==> flow/design.v <==
module ari_unit #(parameter width =16,parameter MSB=32)  
(      input      [width-1:0] A,
       input      [width-1:0] B,
       input                  clk,
       input                  rest,
       input      [1:0]       alu_fun,
       input                  ari_EN,
       output reg [width-1:0] ari_out,  
       output reg             carry_out,
       output reg             ari_flag
       );
       reg  [width-1:0] ari_out_reg;  
 always @(posedge clk or negedge rest)  
       begin 
         if(!rest)
        ari_out <='b0;
      else
          ari_out <=ari_out_reg;
       end  
 always @(*)
      begin 
        carry_out=1'b0;
        ari_flag=1'b0;
        ari_out_reg='b0;
        if(ari_EN)
          begin
          case(alu_fun)    
          2'b00: begin
                 { carry_out,ari_out_reg}=A+B;
                  ari_flag=1'b1;
                  end 
          2'b01:begin
                {carry_out,ari_out_reg}=A-B;                  
                 ari_flag=1'b1;
                end                               
          2'b10:begin
                ari_out_reg=A*B;
                ari_flag=1'b1;
                end                                 
          2'b11:begin
                if(B=='b0)
                  ari_out_reg={width{1'b1}};  
                else
                  ari_out_reg=A/B;
                ari_flag=1'b1;
               end                   
          default: ari_out_reg='b0; 
          endcase
        end  
        else
            begin
            ari_out_reg='b0;
            end   
      end
  endmodule   
module cmp_unit #(parameter width =16)  
(      input      [width-1:0] A,
       input      [width-1:0] B,
       input                  clk,
       input                  rest,
       input      [1:0]       alu_fun,
       input                  cmp_EN,
       output reg [width-1:0] cmp_out,
       output reg             cmp_flag
       );
       reg [width-1:0]  cmp_out_reg; 
 always @(posedge clk or negedge rest)   
       begin 
         if(!rest)
        cmp_out <='b0;
      else
          cmp_out <=cmp_out_reg;
       end  
 always @(*)
      begin 
        cmp_flag=1'b0;
        cmp_out_reg=1'b0;
        if(cmp_EN)
          begin
              case(alu_fun)    
              2'b00: begin
                        cmp_out_reg='b0;
                        cmp_flag=1'b1;
                     end                                       
              2'b01:begin
                     if(A==B)
                       begin
                        cmp_out_reg='b1;
                        cmp_flag=1'b1;
                       end 
                      else
                        begin
                        cmp_out_reg='b0;
                        end
                    end
              2'b10:begin
                     if(A>B)
                       begin
                        cmp_out_reg='b10;
                        cmp_flag=1'b1;
                       end 
                      else
                        begin
                        cmp_out_reg='b0;
                        end
                    end
              2'b11:begin
                     if(A<B)
                       begin
                        cmp_out_reg='b11;
                        cmp_flag=1'b1;
                       end 
                      else
                        begin
                        cmp_out_reg='b0;
                        end
                    end
              default: cmp_out_reg='b0; 
              endcase
       end        
       else
          begin
          cmp_out_reg='b0;
          end 
      end
  endmodule   
module log_unit #(parameter width =16)  
(      input      [width-1:0] A,
       input      [width-1:0] B,
       input                  clk,
       input                  rest,
       input      [1:0]       alu_fun,
       input                  log_EN,
       output reg [width-1:0] log_out,
       output reg             log_flag
       );
       reg  [width-1:0] log_out_reg; 
 always @(posedge clk or negedge rest)   
       begin 
         if(!rest)
        log_out <=1'b0;
      else
          log_out <=log_out_reg;
       end  
 always @(*)
      begin 
        log_flag=1'b0;
        log_out_reg='b0;
        if(log_EN)
        begin  
             case(alu_fun)    
             2'b00: begin                    
                        log_out_reg=A&B;
                        log_flag=1'b1;
                    end                                     
            2'b01:begin     
                        log_out_reg=A|B;
                        log_flag=1'b1;
                   end     
            2'b10:begin                  
                        log_out_reg=~(A&B);
                        log_flag=1'b1;
                  end                    
           2'b11:begin           
                        log_out_reg=~(A|B);
                        log_flag=1'b1;
                 end                  
           default: log_out_reg='b0; 
          endcase  
        end
        else
            begin
            log_out_reg='b0;
            end
      end      
  endmodule   
module shift_unit #(parameter width =16)  
(      input      [width-1:0] A,
       input      [width-1:0] B,
       input                  clk,
       input                  rest,
       input      [1:0]       alu_fun,
       input                  shift_EN,
       output reg [(width*2)-1:0] shift_out,
       output reg             shift_flag
       );
       reg  [(width*2)-1:0]  shift_out_reg; 
 always @(posedge clk or negedge rest)   
       begin 
         if(!rest)
        shift_out <='b0;
      else
          shift_out <=shift_out_reg;
       end  
 always @(*)
      begin 
        shift_flag=1'b0;
        shift_out_reg='b0;
        if(shift_EN)
          begin
          case(alu_fun)    
              2'b00:begin              
                        shift_out_reg=A>>1;
                        shift_flag=1'b1;
                    end                                   
              2'b01:begin
                        shift_out_reg=A<<1;
                        shift_flag=1'b1;
                    end                 
              2'b10:begin
                        shift_out_reg=B>>1;
                        shift_flag=1'b1;
                    end 
              2'b11:begin   
                        shift_out_reg=B<<1;
                        shift_flag=1'b1;
                    end 
             default: shift_out_reg='b0; 
             endcase  
          end
          else
             begin
             shift_out_reg='b0;
             end
      end       
  endmodule   
module dec_unit   
(     
       input           [1:0]     alu_fun,
       output    reg             ari_EN,
       output    reg             log_EN,
       output    reg             cmp_EN,
       output    reg             shift_EN
       );
 always @(*)  
       begin 
       ari_EN=1'b0;
       log_EN=1'b0;
       cmp_EN=1'b0;
       shift_EN=1'b0;
       casex(alu_fun)
         2'b00:ari_EN=1'b1;
         2'b11:shift_EN=1'b1;
         2'b10:cmp_EN=1'b1;
         2'b01:log_EN=1'b1;
         default: begin
                   ari_EN=1'b0;
                   log_EN=1'b0;
                   cmp_EN=1'b0;
                   shift_EN=1'b0;
                  end
       endcase           
       end         
endmodule 
module ALU_TOP #(parameter wid =16,parameter MB=32)   
  (
   input  wire [wid-1:0] A,
   input  wire [wid-1:0] B,
   input  wire [3:0]     alu_fun,
   input  wire           clk,
   input  wire           rest,
   output wire  [wid-1:0]  ari_out,   
   output wire            carry_out,
   output wire            ari_flag,
   output wire  [wid-1:0] log_out,
   output wire            log_flag,
   output wire  [wid-1:0] cmp_out,
   output wire            cmp_flag,
   output wire  [wid-1:0] shift_out,
   output wire            shift_flag
   ); 
  wire  AR_EN,LO_EN,CM_EN,SH_EN; 
  wire [1:0]  ms,ls;
  assign ms=alu_fun[1:0];
  assign ls=alu_fun[3:2];
  ari_unit U_arithmatic (
  .A(A),
  .B(B),
  .clk(clk),
  .rest(rest),
  .alu_fun(ms),
  .ari_EN(AR_EN),
  .ari_out(ari_out),
  .carry_out(carry_out),
  .ari_flag(ari_flag)
  );
  cmp_unit U_compare (
  .A(A),
  .B(B),
  .clk(clk),
  .rest(rest),
  .alu_fun(ms),
  .cmp_EN(CM_EN),
  .cmp_out(cmp_out),
  .cmp_flag(cmp_flag)
  );
  log_unit U_logic (
  .A(A),
  .B(B),
  .clk(clk),
  .rest(rest),
  .alu_fun(ms),
  .log_EN(LO_EN),
  .log_out(log_out),
  .log_flag(log_flag)
  );
  shift_unit U_shift (
  .A(A),
  .B(B),
  .clk(clk),
  .rest(rest),
  .alu_fun(ms),
  .shift_EN(SH_EN),
  .shift_out(shift_out),
  .shift_flag(shift_flag)
  );
  dec_unit U_decoder (
  .alu_fun(ls),
  .cmp_EN(CM_EN),
  .ari_EN(AR_EN),
  .shift_EN(SH_EN),
  .log_EN(LO_EN)
  );
endmodule 
Tool chain data of ALU_TOP --
What the tools print for ALU_TOP, step after step. Lines are those of the file above, counted from 1. Cell names lack the library's common part. Not given: --
Inputs: top ALU_TOP, clock input clk, library sky130hd, library corner tt_025C_1v80

Word-level counts --
Counts by Yosys on the flattened word-level netlist (proc, flatten, opt, wreduce; memories kept). Register bits leave out memories and registers merged into their read ports (data or address); mux counts leave out enables and synchronous resets folded into registers. Print and check cells are left out.
Word-level totals: flip-flop bits (word level) 64, output and inout bits 69, input port bits 38
Operators by class: reductions and logical operators 9, $lt $le $gt $ge 2, divide/modulo/power cells 1, bitwise gates (word level) 4, multiplexer cells 27, multipliers 1, add/sub/neg operators 2, equality and inequality tests 7
Operators by type and width (count):
- 16-bit by 16-bit divider with 16-bit output | 1
- 16-bit by 16-bit multiplier with 16-bit output | 1
- 16-bit parallel mux with 4-bit select | 4
- 16-bit 2-to-1 mux | 5
- 16-bit NOT | 2
- 16-bit by 16-bit adder with 17-bit output | 1
- 16-bit by 16-bit subtractor with 17-bit output | 1
- 16-bit greater-than comparator | 1
- 16-bit < comparator | 1
- 16-bit == test | 1
- 16-bit bitwise AND | 1
- 16-bit bitwise OR | 1
- 16-bit zero test | 1
- 3-bit OR reduction | 4
- 1-bit 2-to-1 mux | 10
- 2-bit == test (second input constant) | 4
- 1-bit parallel mux with 2-bit select | 4
- 2-bit by 1-bit == test with 1-bit output (second input constant) | 2
- 2-bit zero test | 2
- 4-bit OR reduction | 1
- 1-bit parallel mux with 4-bit select | 1
- 2-bit 2-to-1 mux | 2
- 1-bit parallel mux with 3-bit select | 1
- 2-bit OR reduction | 1

Logic depth --
Longest topological path by Yosys (ltp), each cell counted once; first at word level (registers and memories cut), then after technology mapping (sequential cells cut; the memories' decode and read muxes count).
Depth: depth in word-level cells 4, ABC_AREA 0, mapped depth 134, gate-level depth less buffers 124

Mapped cells and area --
The flow's flattened synthesis, as Yosys stat reports it; memories are mapped. The netlist is that of the ABC_AREA named above (0 if unset); the other value can give another one.
Mapped netlist: buffer cells 98, flip-flops 50, cell area after synthesis 14978.1 µm², cells in the netlist 1936, sequential area 1251.2 µm²
Cells by type (count):
- ha_1 | 236
- fa_1 | 82
- dfrtp_1 | 50
- xnor2_1 | 86
- nor2_1 | 197
- a21oi_1 | 139
- nand2_1 | 185
- inv_1 | 168
- o21ai_0 | 82
- xor2_1 | 46
- a21o_1 | 42
- mux4_2 | 14
- clkbuf_1 | 68
- nor3_1 | 51
- o21a_1 | 34
- mux2i_1 | 21
- mux2_2 | 17
- a211oi_1 | 23
Not listed: further types 71, cells in them 395. By module: a second synthesis without flattening, with its own total; a netlist apart from the flattened one above.
Second synthesis, totals: cells (unflattened synthesis) 1981, area total of the unflattened synthesis 15581.2 µm²
Each row is one instance without its submodules.
By module:
- ari_unit | cells 1745, instances 1, seq. area 400.4 µm², area 13001.2 µm²
- shift_unit | cells 91, instances 1, seq. area 425.4 µm², area 1124.8 µm²
- log_unit | cells 56, instances 1, seq. area 400.4 µm², area 789.5 µm²
- cmp_unit | cells 85, instances 1, seq. area 50.0 µm², area 639.4 µm²
- dec_unit | cells 4, instances 1, seq. area 0.0 µm², area 26.3 µm²
- ALU_TOP | cells 0, instances 1, seq. area 0.0 µm², area 0.0 µm²

Worst setup path after synthesis --
Path of least setup slack by OpenSTA after synthesis, without wires, with an ideal clock, recovery checks aside; 20% of the period is set as input and as output delay. Where synthesis merged equal registers, the netlist keeps one of their names.
Timing after synthesis: kind input to register, start input port B[0], end register U_arithmatic.ari_out[0], driving pins on the path 122, input delay 7.000 ns, path slack 2.618 ns, clock period 35.0 ns, library setup time 0.129 ns, data required time 34.871 ns, delay of the path 25.382 ns, data arrival time 32.253 ns, period reached after synthesis 32.382 ns
"delay of the path" is the arrival time less input delay plus setup time. "driving pins on the path": output pins that drive a net of the path, with the launching flip-flop's if there is one; two outputs of one cell count as two. "period reached after synthesis" is the clock period less the worst setup slack; recovery checks do not enter. This is arithmetic on one report: input and output delays are still those of the set period (20% each). Between the ends stands the longest chain of elaborated cells between them, by number of cells; it is not shown to be the way that was timed. Of several equally long chains one is given. A line is the first line of the expression or statement that the cell stems from. Yosys adds cells for indexed reads and writes and turns some case tables into memories.
Between the ends, after synthesis: cells stage by stage clkbuf_1 > clkinv_1 > ha_1 > a21oi_1 > ha_1 > or2_2 > nand3_1 > nor2_1 > mux2_2 > ha_1 > nor2_1 > a211o_1 > nor2_1 > nor2_1 > a21oi_1 > ha_1 > o21a_1 > o21a_1 > [86 not listed] > a31oi_1 > a21o_1 > nand2_1 > a21o_1 > clkbuf_1 > nand2_1 > o21ai_0 > ha_1 > a21boi_0 > o21a_1 > o21ai_0 > nand2b_1 > a21oi_1 > nor2b_1 > o21ai_0 > nand2b_1 > a211oi_1 > o41ai_1, length of the longest elaborated chain 4, elaborated cells between the ends (all ways) 8, RTL lines with such cells 7, those cells by class add/sub: 2; mul: 1; div: 1; mux: 3; reduce/logical: 1
RTL lines, path after synthesis:
- start: declaration | RTL line 258 | input  wire [wid-1:0] B,
- 16-bit by 16-bit divider with 16-bit output | RTL line 44 | ari_out_reg=A/B;
- 16-bit 2-to-1 mux | RTL line 41 | if(B=='b0)
- 16-bit parallel mux with 4-bit select | RTL line 27 | case(alu_fun)
- 16-bit 2-to-1 mux | RTL line 25 | if(ari_EN)
- end: assignment | RTL line 16 | ari_out <='b0;
- end: assignment | RTL line 18 | ari_out <=ari_out_reg;
- end: declaration | RTL line 8 | output reg [width-1:0] ari_out,

Path in the finished layout --
From the final timing report of run A: the path of least setup slack in the routed layout; clock arrival at registers is part of the times.
Timing post-layout: kind input to register, start input port B[1], end register U_arithmatic.ari_out[0], driving pins on the path 114, clock period 34.2 ns, data arrival time 32.86 ns, library setup time 0.11 ns, path slack 1.55 ns, data required time 34.41 ns, input delay 6.84 ns
Between the ends stands the longest chain of elaborated cells between them, by number of cells; it is not shown to be the way that was timed. Of several equally long chains one is given.
Between the ends, post-layout: cells stage by stage clkdlybuf4s50_1 > nor3_1 > and3_1 > a21oi_1 > a21oi_1 > ha_1 > or2_2 > nand3_1 > nor2_2 > mux2_2 > ha_1 > nor2_1 > a211o_1 > nor2_4 > nor2_1 > a21oi_1 > ha_1 > o21a_1 > [78 not listed] > o211ai_1 > a31oi_1 > a21o_1 > nand2_1 > a21o_4 > nand2_1 > o21ai_0 > ha_1 > a21boi_0 > o21a_1 > o21ai_0 > nand2b_1 > a21oi_1 > nor2b_1 > o21ai_0 > nand2b_1 > a211oi_1 > o41ai_1, length of the longest elaborated chain 4, elaborated cells between the ends (all ways) 5, RTL lines with such cells 4, those cells by class div: 1; mux: 3; reduce/logical: 1
RTL lines, path post-layout:
- start: declaration | RTL line 258 | input  wire [wid-1:0] B,
- 16-bit by 16-bit divider with 16-bit output | RTL line 44 | ari_out_reg=A/B;
- 16-bit 2-to-1 mux | RTL line 41 | if(B=='b0)
- 16-bit parallel mux with 4-bit select | RTL line 27 | case(alu_fun)
- 16-bit 2-to-1 mux | RTL line 25 | if(ari_EN)
- end: assignment | RTL line 16 | ari_out <='b0;
- end: assignment | RTL line 18 | ari_out <=ari_out_reg;
- end: declaration | RTL line 8 | output reg [width-1:0] ari_out,

## Implementation results

Settings and measured results of 3 stored flow runs for module ALU_TOP (sky130hd), not sorted in any way. The constraints put input and output delay at 20% of the set period each and load the outputs with 0.01 pF.
"clock period reached" means the clock period less the worst setup slack. The figure is calculated, with input and output delays left at 20% of the set period.
"total design power" rests on the timing tool's default activity at the inputs, not on a simulated workload.

[run A] flow files
==> flow/run.sh <==
#!/bin/bash
# the make line also repeats the synthesis and layout settings of config.mk as NAME=value (left out here)
make -C /OpenROAD-flow-scripts/flow DESIGN_CONFIG=/design/flow/config.mk WORK_HOME=/design/flow/orfs CLKGATE_MAP_FILE= finish
==> flow/config.mk <==
export PLATFORM = sky130hd
export DESIGN_NAME = ALU_TOP
export DESIGN_NICKNAME = ALU_TOP
export VERILOG_FILES = /design/flow/design.v
export SDC_FILE = /design/flow/constraint.sdc
export NUM_CORES = 4
export LEC_CHECK = 0
export CAP_MARGIN = 20
export CORE_MARGIN = 2
export CORE_UTILIZATION = 44
export SLEW_MARGIN = 20
==> flow/constraint.sdc <==
create_clock -name core_clock -period 34.2 [get_ports {clk}]
set_input_delay 6.8400 -clock core_clock [delete_from_list [all_inputs] [get_ports {clk}]]
set_output_delay 6.8400 -clock core_clock [all_outputs]
set_load 0.01 [all_outputs]

[run A] result: total design power 0.7201 mW; utilization 51.0%; clock period reached 32.649 ns; mapped cell area after synthesis 14,978.1 µm²; standard-cell area after routing 17,091.4 µm²; setup slack of the worst path 1.551 ns; die size 35,532.2 µm²

[run B] flow files
==> flow/run.sh <==
#!/bin/bash
# the make line also repeats the synthesis and layout settings of config.mk as NAME=value (left out here)
make -C /OpenROAD-flow-scripts/flow DESIGN_CONFIG=/design/flow/config.mk WORK_HOME=/design/flow/orfs CLKGATE_MAP_FILE= finish
==> flow/config.mk <==
export PLATFORM = sky130hd
export DESIGN_NAME = ALU_TOP
export DESIGN_NICKNAME = ALU_TOP
export VERILOG_FILES = /design/flow/design.v
export SDC_FILE = /design/flow/constraint.sdc
export NUM_CORES = 4
export LEC_CHECK = 0
export CAP_MARGIN = 20
export CORE_MARGIN = 2
export CORE_UTILIZATION = 40
export PLACE_DENSITY_LB_ADDON = 0.23
export SETUP_SLACK_MARGIN = 5.0
export SLEW_MARGIN = 20
==> flow/constraint.sdc <==
create_clock -name core_clock -period 35.0 [get_ports {clk}]
set_input_delay 7.0000 -clock core_clock [delete_from_list [all_inputs] [get_ports {clk}]]
set_output_delay 7.0000 -clock core_clock [all_outputs]
set_load 0.01 [all_outputs]

[run B] result: die size 39,008.2 µm²; setup slack of the worst path 4.355 ns; utilization 53.1%; mapped cell area after synthesis 14,978.1 µm²; total design power 0.7522 mW; clock period reached 30.645 ns; standard-cell area after routing 19,530.0 µm²

[run C] flow files
==> flow/run.sh <==
#!/bin/bash
# the make line also repeats the synthesis and layout settings of config.mk as NAME=value (left out here)
make -C /OpenROAD-flow-scripts/flow DESIGN_CONFIG=/design/flow/config.mk WORK_HOME=/design/flow/orfs CLKGATE_MAP_FILE= finish
==> flow/config.mk <==
export PLATFORM = sky130hd
export DESIGN_NAME = ALU_TOP
export DESIGN_NICKNAME = ALU_TOP
export VERILOG_FILES = /design/flow/design.v
export SDC_FILE = /design/flow/constraint.sdc
export NUM_CORES = 4
export LEC_CHECK = 0
export CAP_MARGIN = 15
export CELL_PAD_IN_SITES_DETAIL_PLACEMENT = 1
export CELL_PAD_IN_SITES_GLOBAL_PLACEMENT = 2
export CORE_MARGIN = 3
export CORE_UTILIZATION = 51
export CTS_CLUSTER_DIAMETER = 107
export GPL_TIMING_DRIVEN = 1
export MAX_ROUTING_LAYER = met4
export SLEW_MARGIN = 20
export TNS_END_PERCENT = 60
==> flow/constraint.sdc <==
create_clock -name core_clock -period 30.3 [get_ports {clk}]
set_input_delay 6.0600 -clock core_clock [delete_from_list [all_inputs] [get_ports {clk}]]
set_output_delay 6.0600 -clock core_clock [all_outputs]
set_load 0.01 [all_outputs]

[run C] result: no results, routing failed with GRT-0232
